==> flow/design.v <==
module  CONV(
	input		clk,
	input		reset,
	output	reg	busy,	
	input		ready,	
	output	reg [11:0]	iaddr,
	input	signed [19:0] idata,	
	output	 reg cwr,
	output	 reg [11:0]	caddr_wr,
	output	 reg [19:0]	cdata_wr,
	output	 reg	crd,
	output	 reg [11:0]	caddr_rd,
	input	 [19:0]	cdata_rd,
	output reg 	[2:0] 	csel
	);
	reg [11:0] image_addr;
	reg [11:0] L1_image_addr;
	reg [9:0] L1_write_addr;
	wire [11:0] L1_image_addr1;
	wire [11:0] L1_image_addr2;
	wire [11:0] L1_image_addr3;
	wire [11:0] image_addr1;
	wire [11:0] image_addr2;
	wire [11:0] image_addr3;
	wire [11:0] image_addr4;
	wire [11:0] image_addr5;
	wire [11:0] image_addr6;
	wire [11:0] image_addr7;
	wire [11:0] image_addr8;
	reg [2:0] state , next_state;
	reg [3:0] kernel_count;
	reg signed	[19:0] ker;
	reg signed [19:0] cdata_max;
	reg signed [39:0] gray_data;
	reg signed [39:0] L0_conv_data;
	wire signed [39:0] L0_round_data;
	wire signed [19:0] L0_relu_data;
	wire zero_padding;
	parameter  INIT = 3'b000 ;
	parameter  L0_READ = 3'b001 ;
	parameter  RELU = 3'b010 ;
	parameter  L0_WRITE = 3'b011 ;
	parameter  L1_INIT = 3'b100 ;
	parameter  L1_READ = 3'b101 ;
	parameter  L1_WRITE = 3'b110 ;
	parameter  FINISH = 3'b111 ;
always @(posedge clk or posedge reset) begin
	if (reset) begin
		state <= INIT;
	end
	else begin
		state <= next_state;
	end
end
always@(*)begin
    case (state)
        INIT:begin
			if(ready) next_state =  L0_READ;
            else next_state = INIT;
		end 
        L0_READ :begin
			if(kernel_count == 4'd10) next_state = RELU;
			else next_state = L0_READ;
		end 
		RELU :begin
			next_state = L0_WRITE;
		end 
		L0_WRITE: begin
			if(image_addr == 12'd4095) next_state = L1_INIT;
			else next_state = L0_READ;
		end
		L1_INIT: begin
			 next_state = L1_READ;
		end
		L1_READ: begin
			 if(kernel_count ==  4'd6) next_state = L1_WRITE;
			 else next_state = L1_READ;
		end
		L1_WRITE: begin
			 if(L1_write_addr == 10'd1023) next_state = FINISH;
			 else next_state = L1_READ;
		end
		FINISH: begin
			 next_state = FINISH;
		end
        default: begin
			next_state = FINISH;
		end
    endcase
end
always @(*) begin
    case (state)
        INIT: begin
                busy = 0;
				cwr =  0;
				csel = 3'b000;
				crd = 0;
        end 
        L0_READ: begin
                busy = 1;
				cwr =  0;
				csel = 3'b000;
				crd = 0; 
        end
		RELU: begin
				busy = 1;
				cwr =  0;
				csel = 3'b000;
				crd = 0;
		end
		L0_WRITE: begin
				busy = 1;
				cwr =  1;
				csel = 3'b001;
				crd = 0;
		end
		L1_INIT:begin
				busy = 1;
				cwr =  0;
				csel = 3'b000;
				crd = 0;
		end
		L1_READ:begin
				busy = 1;
				cwr =  0;
				csel = 3'b001;
				crd =  1;
		end
		L1_WRITE:begin
				busy = 1;
				cwr =  1;
				csel = 3'b011;
				crd =  0;
		end
        FINISH: begin
                busy = 0;
				cwr =  0;
				csel = 3'b000;
				crd = 0;
        end
        default: begin
                busy = 0;
				cwr =  0;
				csel = 3'b000;
				crd = 0;
		end
    endcase
end
always @(posedge clk) begin
	if(state == INIT) begin
		image_addr <= 12'b0;
	end
	else if(state == L0_WRITE ) begin
		image_addr <= image_addr + 1;
	end
end
assign image_addr1 = image_addr-12'b000001000001;
assign image_addr2 = image_addr1+12'b000000000001;
assign image_addr3 = image_addr2+12'b000000000001;
assign image_addr4 = image_addr-12'b000000000001;
assign image_addr5 = image_addr+12'b000000000001;
assign image_addr6 = image_addr+12'b000000111111;
assign image_addr7 = image_addr6+12'b000000000001;
assign image_addr8 = image_addr7+12'b000000000001;
always @(posedge clk ) begin
	case (kernel_count)
		4'd0: 	iaddr <= image_addr;
		4'd1: 	iaddr <= image_addr1;
		4'd2: 	iaddr <= image_addr2;
		4'd3:	iaddr <= image_addr3;
		4'd4:	iaddr <= image_addr4;
		4'd5:	iaddr <= image_addr5;
		4'd6:	iaddr <= image_addr6;
		4'd7:	iaddr <= image_addr7;
		4'd8:	iaddr <= image_addr8;
		default: begin
		end
	endcase
end
assign zero_padding = 	 ((image_addr[11:6] == 6'b000000) && (kernel_count==4'd2||kernel_count==4'd3||kernel_count==4'd4))
						||((image_addr[11:6] == 6'b111111) && (kernel_count==4'd7||kernel_count==4'd8||kernel_count==4'd9))
						||((image_addr[5:0] == 6'b000000) && (kernel_count==4'd2||kernel_count==4'd5||kernel_count==4'd7))
						||((image_addr[5:0]	== 6'b111111) && (kernel_count==4'd4||kernel_count==4'd6||kernel_count==4'd9));
always@(*) begin
	if(reset) begin
		ker = 20'HF8F71;
	end
	else begin
		case (kernel_count)
			4'd1:	ker = 20'HF8F71;
			4'd2:	ker = 20'H0A89E;
			4'd3:	ker = 20'H092D5;
			4'd4:	ker = 20'H06D43;
			4'd5:	ker = 20'H01004;
			4'd6:	ker = 20'HF6E54;
			4'd7:	ker = 20'HFA6D7;
			4'd8:	ker = 20'HFC834;
			4'd9:	ker = 20'HFAC19;
			default:ker = 20'H00000;
		endcase
	end
end
always @(posedge clk) begin
	if(state == INIT) begin
		gray_data <= 20'sb0;
	end
	else if(state == L0_READ ) begin
		case (kernel_count)
			4'd1: 	gray_data  <= (zero_padding)?20'sb0:idata*ker;
			4'd2: 	gray_data  <= (zero_padding)?20'sb0:idata*ker;
			4'd3:	gray_data  <= (zero_padding)?20'sb0:idata*ker;
			4'd4:	gray_data  <= (zero_padding)?20'sb0:idata*ker;
			4'd5:	gray_data  <= (zero_padding)?20'sb0:idata*ker;
			4'd6:	gray_data  <= (zero_padding)?20'sb0:idata*ker;
			4'd7:	gray_data  <= (zero_padding)?20'sb0:idata*ker;
			4'd8:	gray_data  <= (zero_padding)?20'sb0:idata*ker; 
			4'd9: 	gray_data  <= (zero_padding)?20'sb0:idata*ker;
			default: begin
				gray_data  <= 20'sb0;
			end
		endcase
	end
end
always @(posedge clk) begin
	if(state == INIT || state == RELU || state == L1_WRITE) begin
		kernel_count <= 4'b0;
	end
	else if(state == L0_READ ) begin
		kernel_count <= kernel_count + 1;
	end
	else if (state == L1_READ)begin
		kernel_count <= kernel_count + 1;
	end
end
always@(posedge clk or posedge reset) 
begin
	if(reset) begin
		L0_conv_data <= 0;
    end else if (state == L0_WRITE) begin 
        L0_conv_data <= 0;       
    end else begin 
        L0_conv_data <= L0_conv_data + gray_data;
    end
end
assign L0_round_data = (state == RELU && L0_conv_data[15] ) ? 
						(L0_conv_data+40'h0013110000):(L0_conv_data+40'h0013100000);
assign L0_relu_data =  (L0_round_data>0) ? L0_round_data[35:16] :20'b0; 
always @(posedge clk or posedge reset) begin
	if(reset)begin
		cdata_wr <= 0;
	end
	else begin
		case (state)
			INIT:		cdata_wr <= 0;
			L0_READ:	cdata_wr <= 0;
			RELU:		cdata_wr <= L0_relu_data;
			L0_WRITE:	cdata_wr <= cdata_wr;
			L1_INIT:	cdata_wr <= 0;
			L1_READ:	cdata_wr <= (kernel_count == 4'd6)?cdata_max:0;
			L1_WRITE:	cdata_wr <= 0;
			FINISH: 	cdata_wr <= 0;
			default: 	cdata_wr <= 0;
		endcase
	end
end
always @(posedge clk or posedge reset) begin
	if(reset)begin
		caddr_wr <= 0;
	end
	else begin
		case (state)
			INIT:		caddr_wr <= image_addr;
			L0_READ:	caddr_wr <= image_addr;
			RELU:		caddr_wr <= image_addr;
			L0_WRITE:	caddr_wr <= image_addr;
			L1_INIT:	caddr_wr <= L1_write_addr;
			L1_READ:	caddr_wr <= L1_write_addr;
			L1_WRITE:	caddr_wr <= L1_write_addr;
			FINISH: 	caddr_wr <= 0;
			default: 	begin
			end
		endcase
	end
end
always @(posedge clk or posedge reset) begin
	if (reset) begin
		L1_image_addr <=12'b0; 
	end
	else if(state == L1_WRITE) begin
		if(L1_image_addr[5:0] == 6'b111110)
			L1_image_addr <= L1_image_addr +12'b000001000010;
		else 
			L1_image_addr <= L1_image_addr +12'b000000000010;	
	end
end
assign L1_image_addr1 = L1_image_addr + 12'd1;
assign L1_image_addr2 = L1_image_addr + 12'd64;
assign L1_image_addr3 = L1_image_addr + 12'd65;
always @(posedge clk or posedge reset) begin
	if (reset) begin
		L1_write_addr <= 10'b0;
	end
	else if (state == L1_WRITE)begin
		L1_write_addr <= L1_write_addr +1;
	end
end
always@(posedge clk or posedge reset) begin
	if(reset) begin
		caddr_rd <= 12'b0;
	end
	else if (state == L1_READ)begin
		case (kernel_count)
			4'd1:	caddr_rd  <= L1_image_addr;
			4'd2:	caddr_rd  <= L1_image_addr1;
			4'd3:	caddr_rd  <= L1_image_addr2;
			4'd4:	caddr_rd  <= L1_image_addr3;
			default: caddr_rd <=  12'b0;
		endcase
	end
end
always@(posedge clk or posedge reset)begin
	if(reset) begin
		cdata_max <= 20'b0;
	end
	else if(state == L1_READ)begin
		case (kernel_count)
			4'd0:  	cdata_max  <= 20'b0;
			4'd1:  	cdata_max  <= 20'b0;
			4'd2:	cdata_max  <= (cdata_max >= cdata_rd)?cdata_max:cdata_rd;
			4'd3:	cdata_max  <= (cdata_max >= cdata_rd)?cdata_max:cdata_rd;
			4'd4:	cdata_max  <= (cdata_max >= cdata_rd)?cdata_max:cdata_rd;
			4'd5:	cdata_max  <= (cdata_max >= cdata_rd)?cdata_max:cdata_rd;
			default: begin
			end
		endcase
	end
end
endmodule
Memo
Re: synthesis data of CONV

From RTL to reports: CONV --
Module CONV before and after one edit of its RTL, step after step. "unedited" refers to lines of the RTL above, "edited" to lines of the edited file. "difference" is "edited" less "unedited", of the values as shown. Operators: Yosys type, input widths -> output width; for muxes data width and select width s. Cell names lack the library's common part. The mark - stands for no value.
Design: design top CONV, clock port clk, standard-cell library sky130hd, library corner tt_025C_1v80

The edit --
Unified diff, file above to edited file. A script made this edit; it was not meant as an optimisation.
begin of diff
@@ -156,5 +156,7 @@
 end
 assign image_addr1 = image_addr-12'b000001000001;
-assign image_addr2 = image_addr1+12'b000000000001;
+reg [11:0] image_addr2_ff;
+always @(posedge clk) image_addr2_ff <= image_addr1+12'b000000000001;
+assign image_addr2 = image_addr2_ff;
 assign image_addr3 = image_addr2+12'b000000000001;
 assign image_addr4 = image_addr-12'b000000000001;
end of diff

Word-level counts --
Source: Yosys, flattened and elaborated, memories not mapped. Widths are those after wreduce. Print and check cells do not count. Yosys's memory passes give these memory sizes; they may raise the number of words (mostly to a power of two), join words into wider ones and drop unused or constant bits.
Word-level totals:
- memories kept | unedited 2, edited 2, difference 0
- output and inout bits | unedited 62, edited 62, difference 0
- bits in registers | unedited 197, edited 209, difference +12
- input port bits | unedited 43, edited 43, difference 0
- clocked read ports x word width | unedited 20, edited 20, difference 0
- cells after elaboration | unedited 115, edited 116, difference +1
- ROM bits | unedited 360, edited 360, difference 0
Memories:
- words x width with read and write ports | unedited 16 x 20 bit 1R0W; 8 x 5 bit 1R0W, edited 16 x 20 bit 1R0W; 8 x 5 bit 1R0W
Operators by class:
- add/subtract/negate cells | unedited 19, edited 19, difference 0
- multipliers | unedited 1, edited 1, difference 0
- equal/unequal tests | unedited 23, edited 23, difference 0
- reductions and logical operators | unedited 32, edited 32, difference 0
- multiplexer cells | unedited 24, edited 24, difference 0
- magnitude comparators | unedited 2, edited 2, difference 0
Unchanged operator kinds not shown: 51.

Logic depth --
Longest topological path by Yosys (ltp), each cell counted once; first at word level (registers and memories cut), then after technology mapping (sequential cells cut; the memories' decode and read muxes count).
Logic depth:
- depth after elaboration | unedited 9, edited 9, difference 0
- ABC_AREA | unedited 0, edited 0
- depth in mapped cells | unedited 28, edited 30, difference +2
- depth with buffers taken out | unedited 26, edited 27, difference +1

After synthesis --
The flow's flattened synthesis, as Yosys stat reports it; memories are mapped. The netlist is that of the ABC_AREA named above (0 if unset); the other value can give another one.
Mapped netlist:
- sequential part of the area (µm²) | unedited 5024.8, edited 5265.0, difference +240.2
- cells in the netlist | unedited 3191, edited 3213, difference +22
- buffer cells | unedited 144, edited 146, difference +2
- chip area (Yosys) (µm²) | unedited 28228.3, edited 28362.2, difference +133.9
- flip-flops | unedited 213, edited 225, difference +12
Cell types:
- nor2_1 | unedited 233, edited 250, difference +17
- xnor2_1 | unedited 100, edited 114, difference +14
- nand2_1 | unedited 313, edited 325, difference +12
- dfxtp_1 | unedited 73, edited 85, difference +12
- a21o_1 | unedited 39, edited 51, difference +12
- nand4_1 | unedited 24, edited 15, difference -9
- a31oi_1 | unedited 14, edited 22, difference +8
- nand3_1 | unedited 42, edited 36, difference -6
- o21a_1 | unedited 15, edited 9, difference -6
- o221ai_1 | unedited 10, edited 4, difference -6
- a221oi_1 | unedited 3, edited 9, difference +6
- a21oi_1 | unedited 124, edited 119, difference -5
- o211ai_1 | unedited 18, edited 13, difference -5
- a22o_1 | unedited 28, edited 24, difference -4
- and3_1 | unedited 11, edited 15, difference +4
- a32oi_1 | unedited 5, edited 1, difference -4
- a41o_1 | unedited 4, edited 0, difference -4
- inv_1 | unedited 560, edited 557, difference -3
Unchanged cell types not shown: 16. The list need not be complete.

Worst setup path after synthesis --
Source: OpenSTA report_checks on the synthesized netlist (no wires, ideal clock, input and output delay 20% of the period each), path of least setup slack; recovery checks are left aside. Register names are those of the netlist, which keeps one name where synthesis merged equal registers.
Timing path post-synthesis:
- path type | unedited input-to-reg, edited input-to-reg
- start point | unedited input port reset, edited input port reset
- end point | unedited register gray_data[39], edited register gray_data[38]
- setup time (ns) | unedited 0.117, edited 0.117, difference 0.000
- time at the first pin (ns) | unedited 2.000, edited 2.000, difference 0.000
- stages on the path | unedited 27, edited 27, difference 0
- path buffers | unedited 4, edited 4, difference 0
- path slack (ns) | unedited 0.811, edited 0.830, difference +0.019
- data arrival time (ns) | unedited 9.072, edited 9.053, difference -0.019
- data required time (ns) | unedited 9.883, edited 9.883, difference 0.000
- path delay (ns) | unedited 7.189, edited 7.170, difference -0.019
- period (ns) | unedited 10.0, edited 10.0, difference 0.0
- input delay (ns) | unedited 2.000, edited 2.000, difference 0.000
- synthesis period reached (ns) | unedited 9.189, edited 9.17, difference -0.019
"path delay" = arrival - input delay + setup time. "stages on the path" counts driving pins, that of a launching flip-flop among them; a cell with two outputs on the path counts twice. "synthesis period reached" is the clock period less the worst setup slack; recovery checks do not enter. This is arithmetic on one report: input and output delays are still those of the set period (20% each). The rows between start and end are the longest chain of elaborated cells between them; the timing report does not say that the signal goes this way. Where chains are equally long, one stands for them. A line is the first line of the expression or statement that the cell stems from. Yosys adds cells for indexed reads and writes and turns some case tables into memories. At most two assigning lines are given for a register; there are more.
Between the ends, post-synthesis, unedited: path through clkbuf_1 clkbuf_1 nor2_1 clkbuf_1 nor2b_1 fa_1 inv_1 fa_1 fa_1 inv_1 fa_1 fa_1 fa_1 inv_1 fa_1 inv_1 ha_1 clkbuf_1 nand3_1 o211ai_1 or3b_2 a21oi_1 o31ai_2 a2111oi_2 o31ai_1 xnor2_1 a22o_1, cells in the longest elaborated chain 4, elaborated cells on any way between the ends 4, those cells by class mul: 1; mux: 3
RTL lines, path post-synthesis, unedited:
- from (decl) | line 3 | input reset,
- $mux 20 | line 185 | if(reset) begin
- $mul 20x20->40 | line 217 | 4'd9: gray_data <= (zero_padding)?20'sb0:idata*ker;
- $mux 40 | line 217
- $mux 40 | line 208 | case (kernel_count)
- to (assign) | line 209 | 4'd1: gray_data <= (zero_padding)?20'sb0:idata*ker;
- to (assign) | line 210 | 4'd2: gray_data <= (zero_padding)?20'sb0:idata*ker;
- to (decl) | line 34 | reg signed [39:0] gray_data;
Between the ends, post-synthesis, edited: path through clkbuf_1 clkbuf_1 or2_2 clkbuf_1 nand2_1 fa_1 inv_1 fa_1 fa_1 fa_1 fa_1 fa_1 inv_1 fa_1 inv_1 ha_1 clkbuf_1 a21o_1 a21o_1 a221o_1 a21oi_1 o21ai_0 a221o_1 a211o_1 a31oi_1 xnor2_1 a22o_1, cells in the longest elaborated chain 4, elaborated cells on any way between the ends 4, those cells by class mul: 1; mux: 3
RTL lines, path post-synthesis, edited:
- from (decl) | line 3 | input reset,
- $mux 20 | line 187 | if(reset) begin
- $mul 20x20->40 | line 219 | 4'd9: gray_data <= (zero_padding)?20'sb0:idata*ker;
- $mux 40 | line 219
- $mux 40 | line 210 | case (kernel_count)
- to (assign) | line 211 | 4'd1: gray_data <= (zero_padding)?20'sb0:idata*ker;
- to (assign) | line 212 | 4'd2: gray_data <= (zero_padding)?20'sb0:idata*ker;
- to (decl) | line 34 | reg signed [39:0] gray_data;

Path in the finished layout --
Path of least setup slack in the final report of the runs of pair 1 (OpenROAD, finished layout, wires in). Where an end is a register, its clock arrival counts in the times.
Timing path post-layout:
- path type | unedited input-to-reg, edited input-to-reg
- start point | unedited input port reset, edited input port reset
- end point | unedited register gray_data[39], edited register gray_data[38]
- stages on the path | unedited 26, edited 26, difference 0
- input delay (ns) | unedited 1.85, edited 1.85, difference 0.00
- path slack (ns) | unedited 0.40, edited 0.38, difference -0.02
- data arrival time (ns) | unedited 9.30, edited 9.31, difference +0.01
- path buffers | unedited 3, edited 2, difference -1
- time at the first pin (ns) | unedited 1.85, edited 1.85, difference 0.00
- setup time (ns) | unedited 0.10, edited 0.10, difference 0.00
- data required time (ns) | unedited 9.70, edited 9.69, difference -0.01
- period (ns) | unedited 9.25, edited 9.25, difference 0.00
The rows between start and end are the longest chain of elaborated cells between them; the timing report does not say that the signal goes this way. Where chains are equally long, one stands for them. At most two assigning lines are given for a register; there are more.
Between the ends, post-layout, unedited: path through clkdlybuf4s50_1 buf_4 or2_2 and2_1 fa_1 inv_1 fa_1 fa_1 inv_1 fa_1 fa_1 fa_1 inv_1 fa_1 inv_1 ha_1 a21oi_1 o21ai_0 or3b_2 a21oi_1 buf_4 o31ai_2 a2111oi_2 o31ai_1 xnor2_1 a22o_1, cells in the longest elaborated chain 4, elaborated cells on any way between the ends 4, those cells by class mul: 1; mux: 3
RTL lines, path post-layout, unedited:
- from (decl) | line 3 | input reset,
- $mux 20 | line 185 | if(reset) begin
- $mul 20x20->40 | line 217 | 4'd9: gray_data <= (zero_padding)?20'sb0:idata*ker;
- $mux 40 | line 217
- $mux 40 | line 208 | case (kernel_count)
- to (assign) | line 209 | 4'd1: gray_data <= (zero_padding)?20'sb0:idata*ker;
- to (assign) | line 210 | 4'd2: gray_data <= (zero_padding)?20'sb0:idata*ker;
- to (decl) | line 34 | reg signed [39:0] gray_data;
Between the ends, post-layout, edited: path through clkdlybuf4s50_1 buf_12 or2_2 and2_1 fa_1 inv_1 fa_1 fa_1 inv_1 fa_1 fa_1 fa_1 inv_1 fa_1 inv_1 ha_1 a21o_1 a21o_1 a221o_1 a21oi_1 o21ai_0 a221o_1 a211o_1 a31oi_1 xnor2_1 a22o_1, cells in the longest elaborated chain 4, elaborated cells on any way between the ends 4, those cells by class mul: 1; mux: 3
RTL lines, path post-layout, edited:
- from (decl) | line 3 | input reset,
- $mux 20 | line 187 | if(reset) begin
- $mul 20x20->40 | line 219 | 4'd9: gray_data <= (zero_padding)?20'sb0:idata*ker;
- $mux 40 | line 219
- $mux 40 | line 210 | case (kernel_count)
- to (assign) | line 211 | 4'd1: gray_data <= (zero_padding)?20'sb0:idata*ker;
- to (assign) | line 212 | 4'd2: gray_data <= (zero_padding)?20'sb0:idata*ker;
- to (decl) | line 34 | reg signed [39:0] gray_data;

Flow runs --
Both versions went through the flow (Yosys, OpenROAD) with the same settings in each pair. Constraints: input delay and output delay 20% of the set period each, output load 0.01 pF.
Flow settings, pair 1: CORE_UTILIZATION 40, period_ns 9.25, CAP_MARGIN 20, CORE_MARGIN 2, SLEW_MARGIN 20
Measured results, pair 1:
- area of the die (µm²) | unedited 72711.1, edited 73051.3, difference +340.2
- clock period reached (ns) | unedited 8.847, edited 8.870, difference +0.023
- synthesized cell area (µm²) | unedited 28228.3, edited 28362.2, difference +133.9
- smallest hold slack (ns) | unedited 0.461, edited 0.460, difference -0.001
- post-route utilization (%) | unedited 46.3, edited 46.8, difference +0.5
- worst setup slack after layout (ns) | unedited 0.403, edited 0.380, difference -0.023
Flow settings, pair 2: ABC_AREA 1, CAP_MARGIN 0, CORE_ASPECT_RATIO 0.73, CORE_MARGIN 5, CORE_UTILIZATION 28, CTS_CLUSTER_DIAMETER 91, PLACE_DENSITY_LB_ADDON 0.27, period_ns 11.9, SLEW_MARGIN 20
Measured results, pair 2:
- area of the die (µm²) | unedited 110243.0, edited 110973.0, difference +730.0
- clock period reached (ns) | unedited 10.382, edited 10.289, difference -0.093
- synthesized cell area (µm²) | unedited 29015.3, edited 29213.0, difference +197.7
- smallest hold slack (ns) | unedited 0.471, edited 0.471, difference 0.000
- post-route utilization (%) | unedited 31.7, edited 31.5, difference -0.2
- worst setup slack after layout (ns) | unedited 1.518, edited 1.611, difference +0.093
"clock period reached" is the run's clock period less its worst setup slack. It is reckoned from that one timing run; input and output delays stay at 20% of the period that was set.
